==> flow/design.v <==
module cla(
		input  [3:0] A, B,
		input  CIN,
		output COUT,
		output [3:0] S
	);
	wire [3:0] P, G; 
	assign P = A ^ B;
	assign G = A & B;
	wire [3:0] CARRY;
	assign CARRY[0] = G[0] | (P[0] & CIN);																															 
	assign CARRY[1] = G[1] | (P[1] & G[0]) | (P[1] & P[0] & CIN);																							 
	assign CARRY[2] = G[2] | (P[2] & G[1]) | (P[2] & P[1] & G[0]) | (P[2] & P[1] & P[0] & CIN);													 
	assign CARRY[3] = G[3] | (P[3] & G[2]) | (P[3] & P[2] & G[1]) | (P[3] & P[2] & P[1] & G[0]) | (P[3] & P[2] & P[1] & P[0] & CIN);  
	assign COUT  = CARRY[3];
	assign S = P ^ {CARRY[2:0], CIN};
endmodule 
module cla_add(
		input  [23:0] A,B,
		input   CIN,
		output [23:0] OUT,
		output  OF
	);
	wire COUT0, COUT1, COUT2, COUT3, COUT4,COUT5;
	cla claalu_0(.A(A[ 3: 0]), .B(B[ 3: 0]^{4{CIN}}), .CIN(CIN),   .COUT(COUT0), .S(OUT[3:0]));
	cla claalu_1(.A(A[ 7: 4]), .B(B[ 7: 4]^{4{CIN}}), .CIN(COUT0), .COUT(COUT1), .S(OUT[7:4]));
	cla claalu_2(.A(A[11: 8]), .B(B[11: 8]^{4{CIN}}), .CIN(COUT1), .COUT(COUT2), .S(OUT[11:8]));
	cla claalu_3(.A(A[15:12]), .B(B[15:12]^{4{CIN}}), .CIN(COUT2), .COUT(COUT3), .S(OUT[15:12]));
	cla claalu_4(.A(A[19:16]),	.B(B[19:16]^{4{CIN}}), .CIN(COUT3), .COUT(COUT4), .S(OUT[19:16]));
	cla claalu_5(.A(A[23:20]),	.B(B[23:20]^{4{CIN}}), .CIN(COUT4), .COUT(COUT5), .S(OUT[23:20]));
	assign OF = COUT5;
endmodule 
module twos_cla(
		input  [3:0] B,
		input  CIN, 
		output COUT,
		output [3:0] S
	);
	wire [3:0] CARRY;
	assign CARRY[0] = (B[0] & CIN);								 
	assign CARRY[1] = (B[1] & B[0] & CIN);						 
	assign CARRY[2] = (B[2] & B[1] & B[0] & CIN);			 
	assign CARRY[3] = (B[3] & B[2] & B[1] & B[0] & CIN);	 
	assign COUT  = CARRY[3];
	assign S = (B ^ {CARRY[2:0], CIN});
endmodule 
module twoscomp(
		input  [23:0] B,
		output [23:0] OUT
	);
	wire COUT0, COUT1, COUT2, COUT3, COUT4;
	twos_cla t0(.B(~B[ 3: 0]), .CIN(1'b1),   .COUT(COUT0), .S(OUT[3:0]));
	twos_cla t1(.B(~B[ 7: 4]), .CIN(COUT0),  .COUT(COUT1), .S(OUT[7:4]));
	twos_cla t2(.B(~B[11: 8]), .CIN(COUT1),  .COUT(COUT2), .S(OUT[11:8]));
	twos_cla t3(.B(~B[15:12]), .CIN(COUT2),  .COUT(COUT3), .S(OUT[15:12]));
	twos_cla t4(.B(~B[19:16]), .CIN(COUT3),  .COUT(COUT4), .S(OUT[19:16]));
	twos_cla t5(.B(~B[23:20]), .CIN(COUT4),  .COUT(),      .S(OUT[23:20]));
endmodule 
module shifter(
		input  [23:0] IN,
		input  [7:0]  BY,
		input  NEG,				 
		output reg [23:0] OUT
	);
	wire COUT_INT;
	wire [7:0] BY_COMPL;
	twos_cla t_shft0(
		.B(~BY[3:0]), 
		.CIN(1'b1),   
		.COUT(COUT_INT), 
		.S(BY_COMPL[3:0])
	);
	twos_cla t_shft1(
		.B(~BY[7:4]), 
		.CIN(COUT_INT),   
		.COUT(), 
		.S(BY_COMPL[7:4])
	);
	always@(*) begin
		if (NEG == 1'b0) begin	 
			OUT = IN >> BY;
		end else begin					 
			OUT = IN >> BY_COMPL;
		end
	end
endmodule 
module normal(
			input  [23:0] IN,
			input  INOF,
			output reg [22:0] OUT,
			output reg [7:0] COUNT,
			output reg ZEROFLAG
	);
	always@(*) begin
		if (INOF == 1'b1) begin
			OUT   <= IN[23:1];	COUNT <= 8'b1;	  ZEROFLAG <= 1'b0;
		end else begin
			casez (IN)			
				24'b1???????????????????????:
					begin
						OUT <= IN[22:0];	COUNT <= 8'd0;  ZEROFLAG <= 1'b0;
					end 
				24'b01??????????????????????:
					begin
						OUT <= {IN[21:0], 1'b0};  COUNT <= -8'd1;  ZEROFLAG <= 1'b0;
					end
				24'b001?????????????????????:
					begin
						OUT <= {IN[20:0], 2'b0};  COUNT <= -8'd2;  ZEROFLAG <= 1'b0;
					end 
				24'b0001????????????????????:
					begin
						OUT <= {IN[19:0], 3'b0};  COUNT <= -8'd3;  ZEROFLAG <= 1'b0;
					end 
				24'b00001???????????????????:
					begin
						OUT <= {IN[18:0], 4'b0};  COUNT <= -8'd4;  ZEROFLAG <= 1'b0;
					end 
				24'b000001??????????????????:
					begin
						OUT <= {IN[17:0], 5'b0};  COUNT <= -8'd5;  ZEROFLAG <= 1'b0;
					end 
				24'b0000001?????????????????:
					begin
						OUT <= {IN[16:0], 6'b0};  COUNT <= -8'd6;  ZEROFLAG <= 1'b0;
					end 
				24'b00000001????????????????:
					begin
						OUT <= {IN[15:0], 7'b0};  COUNT <= -8'd7;  ZEROFLAG <= 1'b0;
					end 
				24'b000000001???????????????:
					begin
						OUT <= {IN[14:0], 8'b0};  COUNT <= -8'd8;  ZEROFLAG <= 1'b0;
					end 
				24'b0000000001??????????????:
					begin
						OUT <= {IN[13:0], 9'b0};  COUNT <= -8'd9;  ZEROFLAG <= 1'b0;
					end 
				24'b00000000001?????????????:
					begin
						OUT <= {IN[12:0], 10'b0};  COUNT <= -8'd10;  ZEROFLAG <= 1'b0;
					end 
				24'b000000000001????????????:
					begin
						OUT <= {IN[11:0], 11'b0};  COUNT <= -8'd11;  ZEROFLAG <= 1'b0;
					end 
				24'b0000000000001???????????:
					begin
						OUT <= {IN[10:0], 12'b0};  COUNT <= -8'd12;  ZEROFLAG <= 1'b0;
					end 
				24'b00000000000001??????????:
					begin
						OUT <= {IN[9:0], 13'b0};  COUNT <= -8'd13;  ZEROFLAG <= 1'b0;
					end 
				24'b000000000000001?????????:
					begin
						OUT <= {IN[8:0], 14'b0};  COUNT <= -8'd14;  ZEROFLAG <= 1'b0;
					end 
				24'b0000000000000001????????:
					begin
						OUT <= {IN[7:0], 15'b0};  COUNT <= -8'd15;  ZEROFLAG <= 1'b0;
					end 
				24'b00000000000000001???????:
					begin
						OUT <= {IN[6:0], 16'b0};  COUNT <= -8'd16;  ZEROFLAG <= 1'b0;
					end 
				24'b000000000000000001??????:
					begin
						OUT <= {IN[5:0], 17'b0};  COUNT <= -8'd17;  ZEROFLAG <= 1'b0;
					end 
				24'b0000000000000000001?????:
					begin
						OUT <= {IN[4:0], 18'b0};  COUNT <= -8'd18;  ZEROFLAG <= 1'b0;
					end 
				24'b00000000000000000001????:
					begin
						OUT <= {IN[3:0], 19'b0};  COUNT <= -8'd19;  ZEROFLAG <= 1'b0;
					end 
				24'b000000000000000000001???:
					begin
						OUT <= {IN[2:0], 20'b0};  COUNT <= -8'd20;  ZEROFLAG <= 1'b0;
					end 
				24'b0000000000000000000001??:
					begin
						OUT <= {IN[1:0], 21'b0};  COUNT <= -8'd21;  ZEROFLAG <= 1'b0;
					end 
				24'b00000000000000000000001?:
					begin
						OUT <= {IN[0], 22'b0};  COUNT <= -8'd22;  ZEROFLAG <= 1'b0;
					end
				24'b000000000000000000000001:
					begin
						OUT <= {23'b0};  COUNT <= -8'd23;  ZEROFLAG <= 1'b0;
					end
				default:
					begin
						OUT <= {23'b0};  COUNT <= -8'd24;  ZEROFLAG <= 1'b1;
					end 
			endcase
		end
	end
endmodule 
module alu(
		input  FPUCLK,
		input  [31:0] A, B,
		input  [2:0]  CTRL,
		output reg [31:0] OUT
	);
	reg [23:0] APP0, APP1, BPP0, BPP1, RESM;	 
	reg [31:0] OUT0;
	reg ASIGN0, ASIGN1, BSIGN0, BSIGN1, SIGN, OF0;
	reg [2:0]  CTRL1, CTRL2, CTRL3;
	reg [7:0] EXPONENT;
	reg  EXPCIN;				 
	wire [7:0] EXPDIF_w;		 
	wire COUT_EX, COUT_EX1;
	reg [7:0]  EXPCARRY0, EXPCARRY1;						 
	reg  EXPZFLAG0, EXPZFLAG1, EXPZFLAG2;
	cla claexp_0(.A(A[26:23]), .B(B[26:23]^{4{EXPCIN}}), .CIN(EXPCIN),  .COUT(COUT_EX), .S(EXPDIF_w[3:0]));	
	cla claexp_1(.A(A[30:27]),	.B(B[30:27]^{4{EXPCIN}}), .CIN(COUT_EX), .COUT(COUT_EX1), .S(EXPDIF_w[7:4]));
	reg [7:0] EXPDIF0;
	reg EXPLT0;					 
	reg [7:0] AEXP0, BEXP0;		 
	reg [23:0] TBSHIFTED;
	wire [23:0] SHIFTOUT_w;
	shifter shift_0(.IN(TBSHIFTED), .BY(EXPDIF0), .NEG(EXPLT0), .OUT(SHIFTOUT_w));
	reg  [23:0] A_ALUIN, B_ALUIN;
	wire [23:0] ALUOUT;
	reg ALUCIN;
	wire OVERFLOW;
	cla_add cla_add0(
		.A(A_ALUIN),
		.B(B_ALUIN),
		.CIN(ALUCIN),
		.OUT(ALUOUT),
		.OF(OVERFLOW)
	);
	wire [23:0] TWOSOUT;
	twoscomp twosconv0(
		.B(ALUOUT),
		.OUT(TWOSOUT)
	);
	wire [22:0] NORMOUT;
	wire NORMFLAG, NORMZERO;
	wire [7:0] NORM_SHIFT;
	normal normalize0(
		.IN(RESM),
		.INOF(OF0),
		.OUT(NORMOUT),
		.COUNT(NORM_SHIFT),
		.ZEROFLAG(NORMZERO)
	);
	wire COUT_SRES;
	wire [7:0] EXPSRES;
	cla clasresexp_0(.A(EXPCARRY1[3:0]),	.B(NORM_SHIFT[3:0]), .CIN(1'b0),      .COUT(COUT_SRES), .S(EXPSRES[3:0]));
	cla clasresexp_1(.A(EXPCARRY1[7:4]),	.B(NORM_SHIFT[7:4]), .CIN(COUT_SRES), .COUT(),          .S(EXPSRES[7:4]));
	parameter ADD = 3'b000, SUB = 3'b001;
	always@(*) begin
		if (CTRL == ADD | CTRL == SUB) begin
			EXPCIN <= 1'b1;
		end else begin
			EXPCIN <= 1'b0;
		end
		if (CTRL1 == ADD | CTRL1 == SUB) begin			
			if (EXPLT0 == 1'b0) begin			 
				TBSHIFTED <= BPP0;
			end else begin								 
				TBSHIFTED <= APP0;		
			end
		end else begin
			TBSHIFTED <= 24'bX;
		end
		if (CTRL2 == ADD) begin		
			if (((ASIGN1 == 1'b0) & (BSIGN1 == 1'b0)) | ((ASIGN1 == 1'b1) & (BSIGN1 == 1'b1))) begin 	 
				A_ALUIN <= APP1;
				B_ALUIN <= BPP1;
				ALUCIN  <= 1'b0;
			end else if ((ASIGN1 == 1'b0) & (BSIGN1 == 1'b1)) begin
				A_ALUIN <= APP1;	 
				B_ALUIN <= BPP1;
				ALUCIN  <= 1'b1;
			end else if ((ASIGN1 == 1'b1) & (BSIGN1 == 1'b0)) begin
				A_ALUIN <= BPP1;	 
				B_ALUIN <= APP1;
				ALUCIN  <= 1'b1;				
			end else begin
				A_ALUIN <= 24'bX;
				B_ALUIN <= 24'bX;
				ALUCIN  <= 1'bX;
			end			
		end else if (CTRL2 == SUB) begin
			if (((ASIGN1 == 1'b0) & (BSIGN1 == 1'b1)) | ((ASIGN1 == 1'b1) & (BSIGN1 == 1'b0))) begin 	 
				A_ALUIN <= APP1;
				B_ALUIN <= BPP1;
				ALUCIN  <= 1'b0;				
			end else if ((ASIGN1 == 1'b0) & (BSIGN1 == 1'b0)) begin
				A_ALUIN <= APP1;	 
				B_ALUIN <= BPP1;
				ALUCIN  <= 1'b1;				
			end else if ((ASIGN1 == 1'b1) & (BSIGN1 == 1'b1)) begin
				A_ALUIN <= BPP1;	 
				B_ALUIN <= APP1;
				ALUCIN  <= 1'b1;
			end else begin
				A_ALUIN <= 24'bX;
				B_ALUIN <= 24'bX;
				ALUCIN  <= 1'bX;
			end	
		end else begin
			A_ALUIN <= 24'bX;
			B_ALUIN <= 24'bX;
			ALUCIN  <= 1'bX;
		end
		if ((CTRL3 == ADD)|(CTRL3 == SUB)) begin
			if ((EXPZFLAG2 == 1'b1) & (NORMZERO == 1'b1)) begin
				EXPONENT <= 8'b0;
			end else begin
				EXPONENT <= EXPSRES;
			end
		end else begin
			EXPONENT <= EXPSRES;			 
		end
	end
	always@(posedge FPUCLK) begin		
		if (CTRL == ADD | CTRL == SUB) begin
			APP0    <= {1'b1,A[22:0]};
			BPP0    <= {1'b1,B[22:0]};
			ASIGN0  <= A[31];
			BSIGN0  <= B[31];
			EXPDIF0 <= EXPDIF_w;
			EXPLT0  <= ~COUT_EX1;
			AEXP0   <= A[30:23];
			BEXP0   <= B[30:23];
			CTRL1	  <= CTRL;
			if (EXPDIF_w == 8'b0) begin
				EXPZFLAG0 <= 1'b1;
			end else begin
				EXPZFLAG0 <= 1'b0;
			end
		end
		if (CTRL1 == ADD | CTRL1 == SUB) begin
			EXPZFLAG1 <= EXPZFLAG0;
			CTRL2  <= CTRL1;					
			ASIGN1 <= ASIGN0;
			BSIGN1 <= BSIGN0;
			if (EXPLT0 == 1'b0) begin			 
				APP1      <= APP0;
				BPP1      <= SHIFTOUT_w;
				EXPCARRY0  <= AEXP0; 
			end else begin									 
				APP1  	 <= SHIFTOUT_w;
				BPP1      <= BPP0;
				EXPCARRY0  <= BEXP0;					
			end
		end
		if (CTRL2 == ADD) begin
			EXPZFLAG2 <= EXPZFLAG1;
			CTRL3 <= CTRL2;
			if (((ASIGN1 == 1'b0) & (BSIGN1 == 1'b0)) | ((ASIGN1 == 1'b1) & (BSIGN1 == 1'b1))) begin 	 
				RESM <= ALUOUT;
				OF0  <= OVERFLOW;
				EXPCARRY1 <= EXPCARRY0;
				SIGN <= ASIGN1;
			end else if ((ASIGN1 == 1'b0) & (BSIGN1 == 1'b1)) begin
				if (OVERFLOW == 1'b0) begin
					RESM <= TWOSOUT;
				end else begin
					RESM <= ALUOUT;
				end
				OF0 <= 1'b0;
				EXPCARRY1 <= EXPCARRY0;
				SIGN <= ~OVERFLOW;
			end else if ((ASIGN1 == 1'b1) & (BSIGN1 == 1'b0)) begin
				if (OVERFLOW == 1'b0) begin
					RESM <= TWOSOUT;
				end else begin
					RESM <= ALUOUT;
				end
				OF0 <= 1'b0;
				EXPCARRY1 <= EXPCARRY0;
				SIGN <= ~OVERFLOW;
			end
		end else if (CTRL2 == SUB) begin
			CTRL3 <= CTRL2;
			EXPZFLAG2 <= EXPZFLAG1;
			if (((ASIGN1 == 1'b0) & (BSIGN1 == 1'b1)) | ((ASIGN1 == 1'b1) & (BSIGN1 == 1'b0))) begin 	 
				RESM <= ALUOUT;
				OF0 <= OVERFLOW;
				EXPCARRY1 <= EXPCARRY0;
				SIGN <= ASIGN1;
			end else if ((ASIGN1 == 1'b0) & (BSIGN1 == 1'b0)) begin
				if (OVERFLOW == 1'b0) begin
					RESM <= TWOSOUT;
				end else begin
					RESM <= ALUOUT;
				end
				OF0 <= 1'b0;
				EXPCARRY1 <= EXPCARRY0;
				SIGN <= ~OVERFLOW;
			end else if ((ASIGN1 == 1'b1) & (BSIGN1 == 1'b1)) begin
				if (OVERFLOW == 1'b0) begin
					RESM <= TWOSOUT;
				end else begin
					RESM <= ALUOUT;
				end
				OF0 <= 1'b0;
				EXPCARRY1 <= EXPCARRY0;
				SIGN <= ~OVERFLOW;
			end
		end
		if ((CTRL3 == ADD)|(CTRL3 == SUB)) begin
			OUT <= {SIGN, EXPONENT, NORMOUT};
		end
	end
endmodule 
# Reports on alu
# Module alu before and after one edit of its RTL, step after step.
# "before" refers to lines of the RTL above, "after" to lines of the edited file.
# "diff": "after" minus "before" as printed here.
design:
  design: "alu"
  clock: "FPUCLK"
  lib: "sky130hd"
  pvt_corner: "tt_025C_1v80"

# Diff
# Unified diff, file above to edited file.
# The edit is scripted: it alters the design's behaviour and was not made to optimise anything.
# begin of diff
@@ -203,8 +203,10 @@
 module alu(
 		input  FPUCLK,
-		input  [31:0] A, B,
+		input  [31:0] A, B_pad,
 		input  [2:0]  CTRL,
 		output reg [31:0] OUT
 	);
+	reg [31:0] B;
+	always @(posedge FPUCLK) B <= B_pad;
 	reg [23:0] APP0, APP1, BPP0, BPP1, RESM;	 
 	reg [31:0] OUT0;
# end of diff

# Word level
# Yosys after proc, flatten, opt, wreduce and memory -nomap, before mapping. Memory bits, and registers merged into a memory's read port (data or address), are not among the register bits. Print and check cells are not counted.
classes:
  columns: ["element", "before", "after", "diff"]
  rows:
  - ["eq_ne", 28, 28, 0]
  - ["shift", 2, 2, 0]
  - ["mux", 75, 75, 0]
  - ["bitwise", 370, 370, 0]
  - ["reduce_and_logical", 9, 9, 0]
ops:
  columns: ["cell", "before", "after", "diff"]
  rows:
  - ["1-bit AND", 215, 215, 0]
  - ["1-bit OR", 97, 97, 0]
  - ["4-bit XOR", 36, 36, 0]
  - ["1-bit 2-to-1 mux", 30, 30, 0]
  - ["24-bit 2-to-1 mux", 27, 27, 0]
  - ["8-bit 2-to-1 mux", 10, 10, 0]
  - ["4-bit AND", 9, 9, 0]
  - ["4-bit NOT", 8, 8, 0]
  - ["3-bit by 1-bit == test with 1-bit output with constant B", 5, 5, 0]
  - ["3-bit logical NOT", 4, 4, 0]
  - ["23-bit 2-to-1 mux", 4, 4, 0]
  - ["1-bit NOT", 4, 4, 0]
  - ["3-bit 2-to-1 mux", 2, 2, 0]
  - ["24-bit by 8-bit right shift with 24-bit output", 2, 2, 0]
  - ["3-bit AND", 1, 1, 0]
  - ["10-bit by 1-bit == test with 1-bit output with constant B", 1, 1, 0]
  - ["11-bit by 1-bit == test with 1-bit output with constant B", 1, 1, 0]
  - ["12-bit by 1-bit == test with 1-bit output with constant B", 1, 1, 0]
  - ["13-bit by 1-bit == test with 1-bit output with constant B", 1, 1, 0]
  - ["14-bit by 1-bit == test with 1-bit output with constant B", 1, 1, 0]
  - ["15-bit by 1-bit == test with 1-bit output with constant B", 1, 1, 0]
  - ["16-bit by 1-bit == test with 1-bit output with constant B", 1, 1, 0]
  - ["17-bit by 1-bit == test with 1-bit output with constant B", 1, 1, 0]
  - ["18-bit by 1-bit == test with 1-bit output with constant B", 1, 1, 0]
  - ["19-bit by 1-bit == test with 1-bit output with constant B", 1, 1, 0]
  - ["2-bit by 1-bit == test with 1-bit output with constant B", 1, 1, 0]
  - ["20-bit by 1-bit == test with 1-bit output with constant B", 1, 1, 0]
  - ["21-bit by 1-bit == test with 1-bit output with constant B", 1, 1, 0]
# The list need not be complete.
word_totals:
  columns: ["element", "before", "after", "diff"]
  rows:
  - ["reg_bits", 209, 241, 32]
  - ["in_bits", 68, 68, 0]
  - ["output_inout_bits", 32, 32, 0]
  - ["wordCells", 511, 512, 1]

# Logic depth
# Longest topological path by Yosys (ltp), each cell counted once; first at word level (registers and memories cut), then after technology mapping (sequential cells cut; the memories' decode and read muxes count).
depth:
  columns: ["element", "before", "after", "diff"]
  rows:
  - ["depth_word", 35, 35, 0]
  - ["ABC_AREA", "0", "0", null]
  - ["mapped_depth", 26, 29, 3]
  - ["ltp_nobuf", 23, 26, 3]

# Netlist
# Yosys stat after the flow's synthesis: flattened, memories mapped to cells. It holds for the ABC_AREA given above (unset counts as 0); a run with the other value may have another netlist.
types:
  columns: ["type", "before", "after", "diff"]
  rows:
  - ["sky130_fd_sc_hd__dfxtp_1", 0, 32, 32]
  - ["sky130_fd_sc_hd__nand2_1", 190, 215, 25]
  - ["sky130_fd_sc_hd__a22o_1", 26, 2, -24]
  - ["sky130_fd_sc_hd__mux2i_1", 18, 34, 16]
  - ["sky130_fd_sc_hd__nand3_1", 33, 18, -15]
  - ["sky130_fd_sc_hd__o21ai_0", 85, 96, 11]
  - ["sky130_fd_sc_hd__a221oi_1", 16, 26, 10]
  - ["sky130_fd_sc_hd__mux4_2", 15, 6, -9]
  - ["sky130_fd_sc_hd__inv_1", 32, 39, 7]
  - ["sky130_fd_sc_hd__o22ai_1", 5, 12, 7]
  - ["sky130_fd_sc_hd__a222oi_1", 22, 16, -6]
  - ["sky130_fd_sc_hd__nand3b_1", 6, 0, -6]
  - ["sky130_fd_sc_hd__mux2_2", 45, 40, -5]
  - ["sky130_fd_sc_hd__or3_1", 9, 4, -5]
  - ["sky130_fd_sc_hd__a31oi_1", 3, 8, 5]
  - ["sky130_fd_sc_hd__a31o_2", 1, 6, 5]
  - ["sky130_fd_sc_hd__xnor2_1", 30, 26, -4]
  - ["sky130_fd_sc_hd__nor2_1", 123, 126, 3]
# The list need not be complete.
mapped:
  columns: ["element", "before", "after", "diff"]
  rows:
  - ["stdcells", 1461, 1490, 29]
  - ["synth_area_um2", 14381.3, 14695.3, 314.0]
  - ["seq_area_um2", 6246.0, 6886.6, 640.6]
  - ["flip_flops", 208, 240, 32]
  - ["buffers", 121, 116, -5]
# The figures by module come from a second, unflattened synthesis with its own total; it is not the netlist above.
unflattened:
  columns: ["element", "before", "after", "diff"]
  rows:
  - ["cells_unflattened", 1346, 1378, 32]
  - ["hier_area_um2", 14858.0, 15498.6, 640.6]
# Each row is one instance without its submodules.
by_module_before:
  columns: ["module", "instances", "n_cells", "mod_area_um2"]
  rows:
  - ["alu", 1, 420, 8328.0]
  - ["normal", 1, 496, 2907.8]
  - ["shifter", 1, 174, 1442.6]
  - ["cla", 10, 14, 136.4]
  - ["twos_cla", 8, 8, 57.6]
  - ["cla_add", 1, 27, 261.5]
  - ["twoscomp", 1, 25, 93.8]
by_module_after:
  columns: ["module", "instances", "n_cells", "mod_area_um2"]
  rows:
  - ["alu", 1, 452, 8968.6]
  - ["normal", 1, 496, 2907.8]
  - ["shifter", 1, 174, 1442.6]
  - ["cla", 10, 14, 136.4]
  - ["twos_cla", 8, 8, 57.6]
  - ["cla_add", 1, 27, 261.5]
  - ["twoscomp", 1, 25, 93.8]

# Worst setup path after synthesis
# Source: OpenSTA report_checks on the synthesized netlist (no wires, ideal clock, input and output delay 20% of the period each), path of least setup slack; recovery checks are left aside. Register names are those of the netlist, which keeps one name where synthesis merged equal registers.
synth_timing:
  columns: ["element", "before", "after", "diff"]
  rows:
  - ["path_kind", "input to register", "input to register", null]
  - ["from", "in CTRL[1]", "in CTRL[1]", null]
  - ["to", "reg EXPZFLAG0", "reg EXPZFLAG0", null]
  - ["tclk_ns", 5.5, 5.5, 0.0]
  - ["launch_ns", 1.100, 1.100, 0.000]
  - ["arrival_time_ns", 7.565, 7.487, -0.078]
  - ["required_ns", 5.333, 5.343, 0.010]
  - ["path_slack_ns", -2.232, -2.144, 0.088]
  - ["delay_ns", 6.632, 6.544, -0.088]
  - ["stages", 13, 13, 0]
  - ["n_path_buf", 0, 0, 0]
  - ["synth_period_reached_ns", 7.732, 7.644, -0.088]
# "delay_ns" is the arrival time less input delay plus setup time.
# "stages" counts driving pins, that of a launching flip-flop among them; a cell with two outputs on the path counts twice.
# "synth_period_reached_ns" is the clock period less the worst setup slack; recovery checks do not enter. This is arithmetic on one report: input and output delays are still those of the set period (20% each).
synth_via_before:
  path_cell_list: "sky130_fd_sc_hd__nor2_1 -> sky130_fd_sc_hd__xor2_1 -> sky130_fd_sc_hd__ha_1 -> sky130_fd_sc_hd__nor3b_1 -> sky130_fd_sc_hd__o21a_1 -> sky130_fd_sc_hd__o21a_1 -> sky130_fd_sc_hd__o21ai_0 -> sky130_fd_sc_hd__and2_1 -> sky130_fd_sc_hd__fa_1 -> sky130_fd_sc_hd__inv_1 -> sky130_fd_sc_hd__nor3_1 -> sky130_fd_sc_hd__or4b_2 -> sky130_fd_sc_hd__a211oi_1"
  cone_cells: 55
  classes_between: "eq/ne (1); mux (2); logic (50); reduce/logical (2)"
synth_lines_before:
  columns: ["element", "line_no", "text"]
  rows:
  - ["start, declared", 206, "input [2:0] CTRL,"]
  - ["end, assigned", 336, "EXPZFLAG0 <= 1'b1;"]
  - ["end, assigned", 338, "EXPZFLAG0 <= 1'b0;"]
  - ["end, declared", 218, "reg EXPZFLAG0, EXPZFLAG1, EXPZFLAG2;"]
# before: Chain of elaborated cells between the ends: none given.
# Nets of the timed path that keep an RTL name, with a line that drives or declares them; the list need not be complete.
synth_nets_before:
  columns: ["signal", "line_no", "text"]
  rows:
  - ["EXPDIF_w[4]", 16, "assign S = P ^ {CARRY[2:0], CIN};"]
synth_via_after:
  path_cell_list: "sky130_fd_sc_hd__nor2_1 -> sky130_fd_sc_hd__xor2_1 -> sky130_fd_sc_hd__ha_1 -> sky130_fd_sc_hd__nor3b_1 -> sky130_fd_sc_hd__o21a_1 -> sky130_fd_sc_hd__o21a_1 -> sky130_fd_sc_hd__o21ai_0 -> sky130_fd_sc_hd__and2_1 -> sky130_fd_sc_hd__fa_1 -> sky130_fd_sc_hd__inv_1 -> sky130_fd_sc_hd__nor3_1 -> sky130_fd_sc_hd__or4b_2 -> sky130_fd_sc_hd__nor3_1"
  cone_cells: 55
  classes_between: "eq/ne (1); mux (2); logic (50); reduce/logical (2)"
synth_lines_after:
  columns: ["element", "line_no", "text"]
  rows:
  - ["start, declared", 206, "input [2:0] CTRL,"]
  - ["end, assigned", 338, "EXPZFLAG0 <= 1'b1;"]
  - ["end, assigned", 340, "EXPZFLAG0 <= 1'b0;"]
  - ["end, declared", 220, "reg EXPZFLAG0, EXPZFLAG1, EXPZFLAG2;"]
# after: Chain of elaborated cells between the ends: none given.
synth_nets_after:
  columns: ["signal", "line_no", "text"]
  rows:
  - ["EXPDIF_w[4]", 16, "assign S = P ^ {CARRY[2:0], CIN};"]

# Timing after layout
# From the final timing report of the runs of pair 1: the path of least setup slack in the routed layout; clock arrival at registers is part of the times.
layout_timing:
  columns: ["element", "before", "after", "diff"]
  rows:
  - ["path_kind", "register to register", "register to register", null]
  - ["from", "reg ASIGN1", "reg BSIGN1", null]
  - ["to", "reg RESM[23]", "reg RESM[20]", null]
  - ["tclk_ns", 5.38, 5.38, 0.00]
  - ["launch_ns", 0.54, 0.57, 0.03]
  - ["arrival_time_ns", 5.50, 5.56, 0.06]
  - ["required_ns", 5.67, 5.68, 0.01]
  - ["path_slack_ns", 0.17, 0.11, -0.06]
  - ["stages", 22, 26, 4]
  - ["n_path_buf", 2, 1, -1]
# Between the ends stands the longest chain of elaborated cells between them, by number of cells; it is not shown to be the way that was timed. Of several equally long chains one is given.
# Each line given opens the expression or statement behind the cell; cells for indexed reads and writes are added by Yosys, which also makes memories of some case tables.
# At most two assigning lines are given for a register; there are more.
# before: The path ends at the data pin of a flip-flop with enable; ways to the enable are not counted.
layout_via_before:
  path_cell_list: "sky130_fd_sc_hd__edfxtp_1 -> sky130_fd_sc_hd__inv_2 -> sky130_fd_sc_hd__ha_4 -> sky130_fd_sc_hd__buf_6 -> sky130_fd_sc_hd__a31oi_4 -> sky130_fd_sc_hd__buf_12 -> sky130_fd_sc_hd__mux2_2 -> sky130_fd_sc_hd__ha_1 -> sky130_fd_sc_hd__a21o_1 -> sky130_fd_sc_hd__a221oi_4 -> sky130_fd_sc_hd__a21oi_2 -> sky130_fd_sc_hd__nor2_2 -> sky130_fd_sc_hd__o21ai_1 -> sky130_fd_sc_hd__a21o_1 -> sky130_fd_sc_hd__a21o_1 -> sky130_fd_sc_hd__fa_1 -> sky130_fd_sc_hd__xnor2_2 -> sky130_fd_sc_hd__nand2_1 -> sky130_fd_sc_hd__nor2_1 -> sky130_fd_sc_hd__o2111ai_2 -> sky130_fd_sc_hd__and2_1 -> sky130_fd_sc_hd__or4_1"
  elab_chain_len: 35
  cone_cells: 249
  classes_between: "mux (33); logic (216)"
layout_lines_before:
  columns: ["element", "line_no", "text"]
  rows:
  - ["start, declared", 211, "reg ASIGN0, ASIGN1, BSIGN0, BSIGN1, SIGN, OF0;"]
  - ["start, assigned", 344, "ASIGN1 <= ASIGN0;"]
  - ["1-bit AND", 300, "end else if ((ASIGN1 == 1'b1) & (BSIGN1 == 1'b1)) begin"]
  - ["24-bit 2-to-1 mux", 300, null]
  - ["24-bit 2-to-1 mux", 296, "end else if ((ASIGN1 == 1'b0) & (BSIGN1 == 1'b0)) begin"]
  - ["24-bit 2-to-1 mux", 292, "if (((ASIGN1 == 1'b0) & (BSIGN1 == 1'b1)) | ((ASIGN1 == 1'b1) & (BSIGN1 == 1'b0))) begin"]
  - ["24-bit 2-to-1 mux", 291, "end else if (CTRL2 == SUB) begin"]
  - ["24-bit 2-to-1 mux", 273, "if (CTRL2 == ADD) begin"]
  - ["4-bit XOR", 25, "cla claalu_0(.A(A[ 3: 0]), .B(B[ 3: 0]^{4{CIN}}), .CIN(CIN), .COUT(COUT0), .S(OUT[3:0]));"]
  - ["[... 21 more ...]", null, null]
  - ["4-bit XOR", 45, "assign S = (B ^ {CARRY[2:0], CIN});"]
  - ["24-bit 2-to-1 mux", 401, "if (OVERFLOW == 1'b0) begin"]
  - ["24-bit 2-to-1 mux", 400, "end else if ((ASIGN1 == 1'b1) & (BSIGN1 == 1'b1)) begin"]
  - ["24-bit 2-to-1 mux", 391, "end else if ((ASIGN1 == 1'b0) & (BSIGN1 == 1'b0)) begin"]
  - ["24-bit 2-to-1 mux", 386, "if (((ASIGN1 == 1'b0) & (BSIGN1 == 1'b1)) | ((ASIGN1 == 1'b1) & (BSIGN1 == 1'b0))) begin"]
  - ["24-bit 2-to-1 mux", 383, "end else if (CTRL2 == SUB) begin"]
  - ["24-bit 2-to-1 mux", 356, "if (CTRL2 == ADD) begin"]
  - ["end, assigned", 360, "RESM <= ALUOUT;"]
  - ["end, assigned", 366, "RESM <= TWOSOUT;"]
  - ["end, declared", 209, "reg [23:0] APP0, APP1, BPP0, BPP1, RESM;"]
# after: The path ends at the data pin of a flip-flop with enable; ways to the enable are not counted.
layout_via_after:
  path_cell_list: "sky130_fd_sc_hd__edfxtp_1 -> sky130_fd_sc_hd__inv_2 -> sky130_fd_sc_hd__ha_4 -> sky130_fd_sc_hd__or4_4 -> sky130_fd_sc_hd__nand2_1 -> sky130_fd_sc_hd__buf_12 -> sky130_fd_sc_hd__nor3b_1 -> sky130_fd_sc_hd__a21oi_1 -> sky130_fd_sc_hd__o31ai_1 -> sky130_fd_sc_hd__ha_1 -> sky130_fd_sc_hd__o41ai_2 -> sky130_fd_sc_hd__or3_4 -> sky130_fd_sc_hd__a31o_4 -> sky130_fd_sc_hd__a31o_4 -> sky130_fd_sc_hd__nor2b_4 -> sky130_fd_sc_hd__o21ai_2 -> sky130_fd_sc_hd__nand2b_1 -> sky130_fd_sc_hd__fa_2 -> sky130_fd_sc_hd__inv_2 -> sky130_fd_sc_hd__and2_4 -> sky130_fd_sc_hd__nand4_1 -> sky130_fd_sc_hd__nor3_4 -> sky130_fd_sc_hd__and2_4 -> sky130_fd_sc_hd__ha_4 -> sky130_fd_sc_hd__nand2_1 -> sky130_fd_sc_hd__o21ai_1"
  elab_chain_len: 34
  cone_cells: 231
  classes_between: "mux (33); logic (198)"
layout_lines_after:
  columns: ["element", "line_no", "text"]
  rows:
  - ["start, declared", 213, "reg ASIGN0, ASIGN1, BSIGN0, BSIGN1, SIGN, OF0;"]
  - ["start, assigned", 347, "BSIGN1 <= BSIGN0;"]
  - ["1-bit AND", 302, "end else if ((ASIGN1 == 1'b1) & (BSIGN1 == 1'b1)) begin"]
  - ["24-bit 2-to-1 mux", 302, null]
  - ["24-bit 2-to-1 mux", 298, "end else if ((ASIGN1 == 1'b0) & (BSIGN1 == 1'b0)) begin"]
  - ["24-bit 2-to-1 mux", 294, "if (((ASIGN1 == 1'b0) & (BSIGN1 == 1'b1)) | ((ASIGN1 == 1'b1) & (BSIGN1 == 1'b0))) begin"]
  - ["24-bit 2-to-1 mux", 293, "end else if (CTRL2 == SUB) begin"]
  - ["24-bit 2-to-1 mux", 275, "if (CTRL2 == ADD) begin"]
  - ["4-bit XOR", 25, "cla claalu_0(.A(A[ 3: 0]), .B(B[ 3: 0]^{4{CIN}}), .CIN(CIN), .COUT(COUT0), .S(OUT[3:0]));"]
  - ["[... 20 more ...]", null, null]
  - ["4-bit XOR", 45, "assign S = (B ^ {CARRY[2:0], CIN});"]
  - ["24-bit 2-to-1 mux", 403, "if (OVERFLOW == 1'b0) begin"]
  - ["24-bit 2-to-1 mux", 402, "end else if ((ASIGN1 == 1'b1) & (BSIGN1 == 1'b1)) begin"]
  - ["24-bit 2-to-1 mux", 393, "end else if ((ASIGN1 == 1'b0) & (BSIGN1 == 1'b0)) begin"]
  - ["24-bit 2-to-1 mux", 388, "if (((ASIGN1 == 1'b0) & (BSIGN1 == 1'b1)) | ((ASIGN1 == 1'b1) & (BSIGN1 == 1'b0))) begin"]
  - ["24-bit 2-to-1 mux", 385, "end else if (CTRL2 == SUB) begin"]
  - ["24-bit 2-to-1 mux", 358, "if (CTRL2 == ADD) begin"]
  - ["end, assigned", 362, "RESM <= ALUOUT;"]
  - ["end, assigned", 368, "RESM <= TWOSOUT;"]
  - ["end, declared", 211, "reg [23:0] APP0, APP1, BPP0, BPP1, RESM;"]

# Measured runs
# Both versions went through the flow (Yosys, OpenROAD) with the same settings in each pair. Constraints: input delay and output delay 20% of the set period each, output load 0.01 pF.
settings_pair_1:
  period_ns: 5.38
  CAP_MARGIN: 20
  CORE_MARGIN: 2
  CORE_UTILIZATION: 40
  SLEW_MARGIN: 20
results_pair_1:
  columns: ["element", "before", "after", "diff"]
  rows:
  - ["post_synth_area_um2", 14381.3, 14695.3, 314.0]
  - ["total_die_area_um2", 37486.8, 38286.7, 799.9]
  - ["fin_util_pct", 48.5, 48.6, 0.1]
  - ["worstSetupSlack_ns", 0.170, 0.112, -0.058]
  - ["timing.setup.tns_ns", 0.000, 0.000, 0.000]
  - ["timing.hold.ws_ns", 0.417, 0.402, -0.015]
  - ["design_power_mw", 7.670, 6.897, -0.773]
  - ["timing.achieved_period_ns", 5.210, 5.268, 0.058]
settings_pair_2:
  CELL_PAD_IN_SITES_DETAIL_PLACEMENT: 2
  CELL_PAD_IN_SITES_GLOBAL_PLACEMENT: 1
  CORE_UTILIZATION: 42
  CTS_CLUSTER_DIAMETER: 386
  GPL_ROUTABILITY_DRIVEN: 1
  GPL_TIMING_DRIVEN: 1
  MIN_ROUTING_LAYER: "met2"
  SLEW_MARGIN: 10
  period_ns: 7.83
  CAP_MARGIN: 20
  CORE_MARGIN: 2
results_pair_2:
  columns: ["element", "before", "after", "diff"]
  rows:
  - ["post_synth_area_um2", 14381.3, 14695.3, 314.0]
  - ["total_die_area_um2", 35738.0, 36502.0, 764.0]
  - ["fin_util_pct", 49.5, 49.6, 0.1]
  - ["worstSetupSlack_ns", 0.864, 0.945, 0.081]
  - ["timing.setup.tns_ns", 0.000, 0.000, 0.000]
  - ["timing.hold.ws_ns", 0.418, 0.398, -0.020]
  - ["design_power_mw", 5.624, 4.769, -0.855]
  - ["timing.achieved_period_ns", 6.966, 6.885, -0.081]
# By "timing.achieved_period_ns" is meant the clock period of the run minus its worst setup slack. This is arithmetic on one report: input and output delays are still those of the set period (20% each).
# By "design_power_mw" is meant OpenSTA's value without simulated activity: inputs other than the clock are taken to toggle once in ten clock periods, and the tool carries that through the logic.
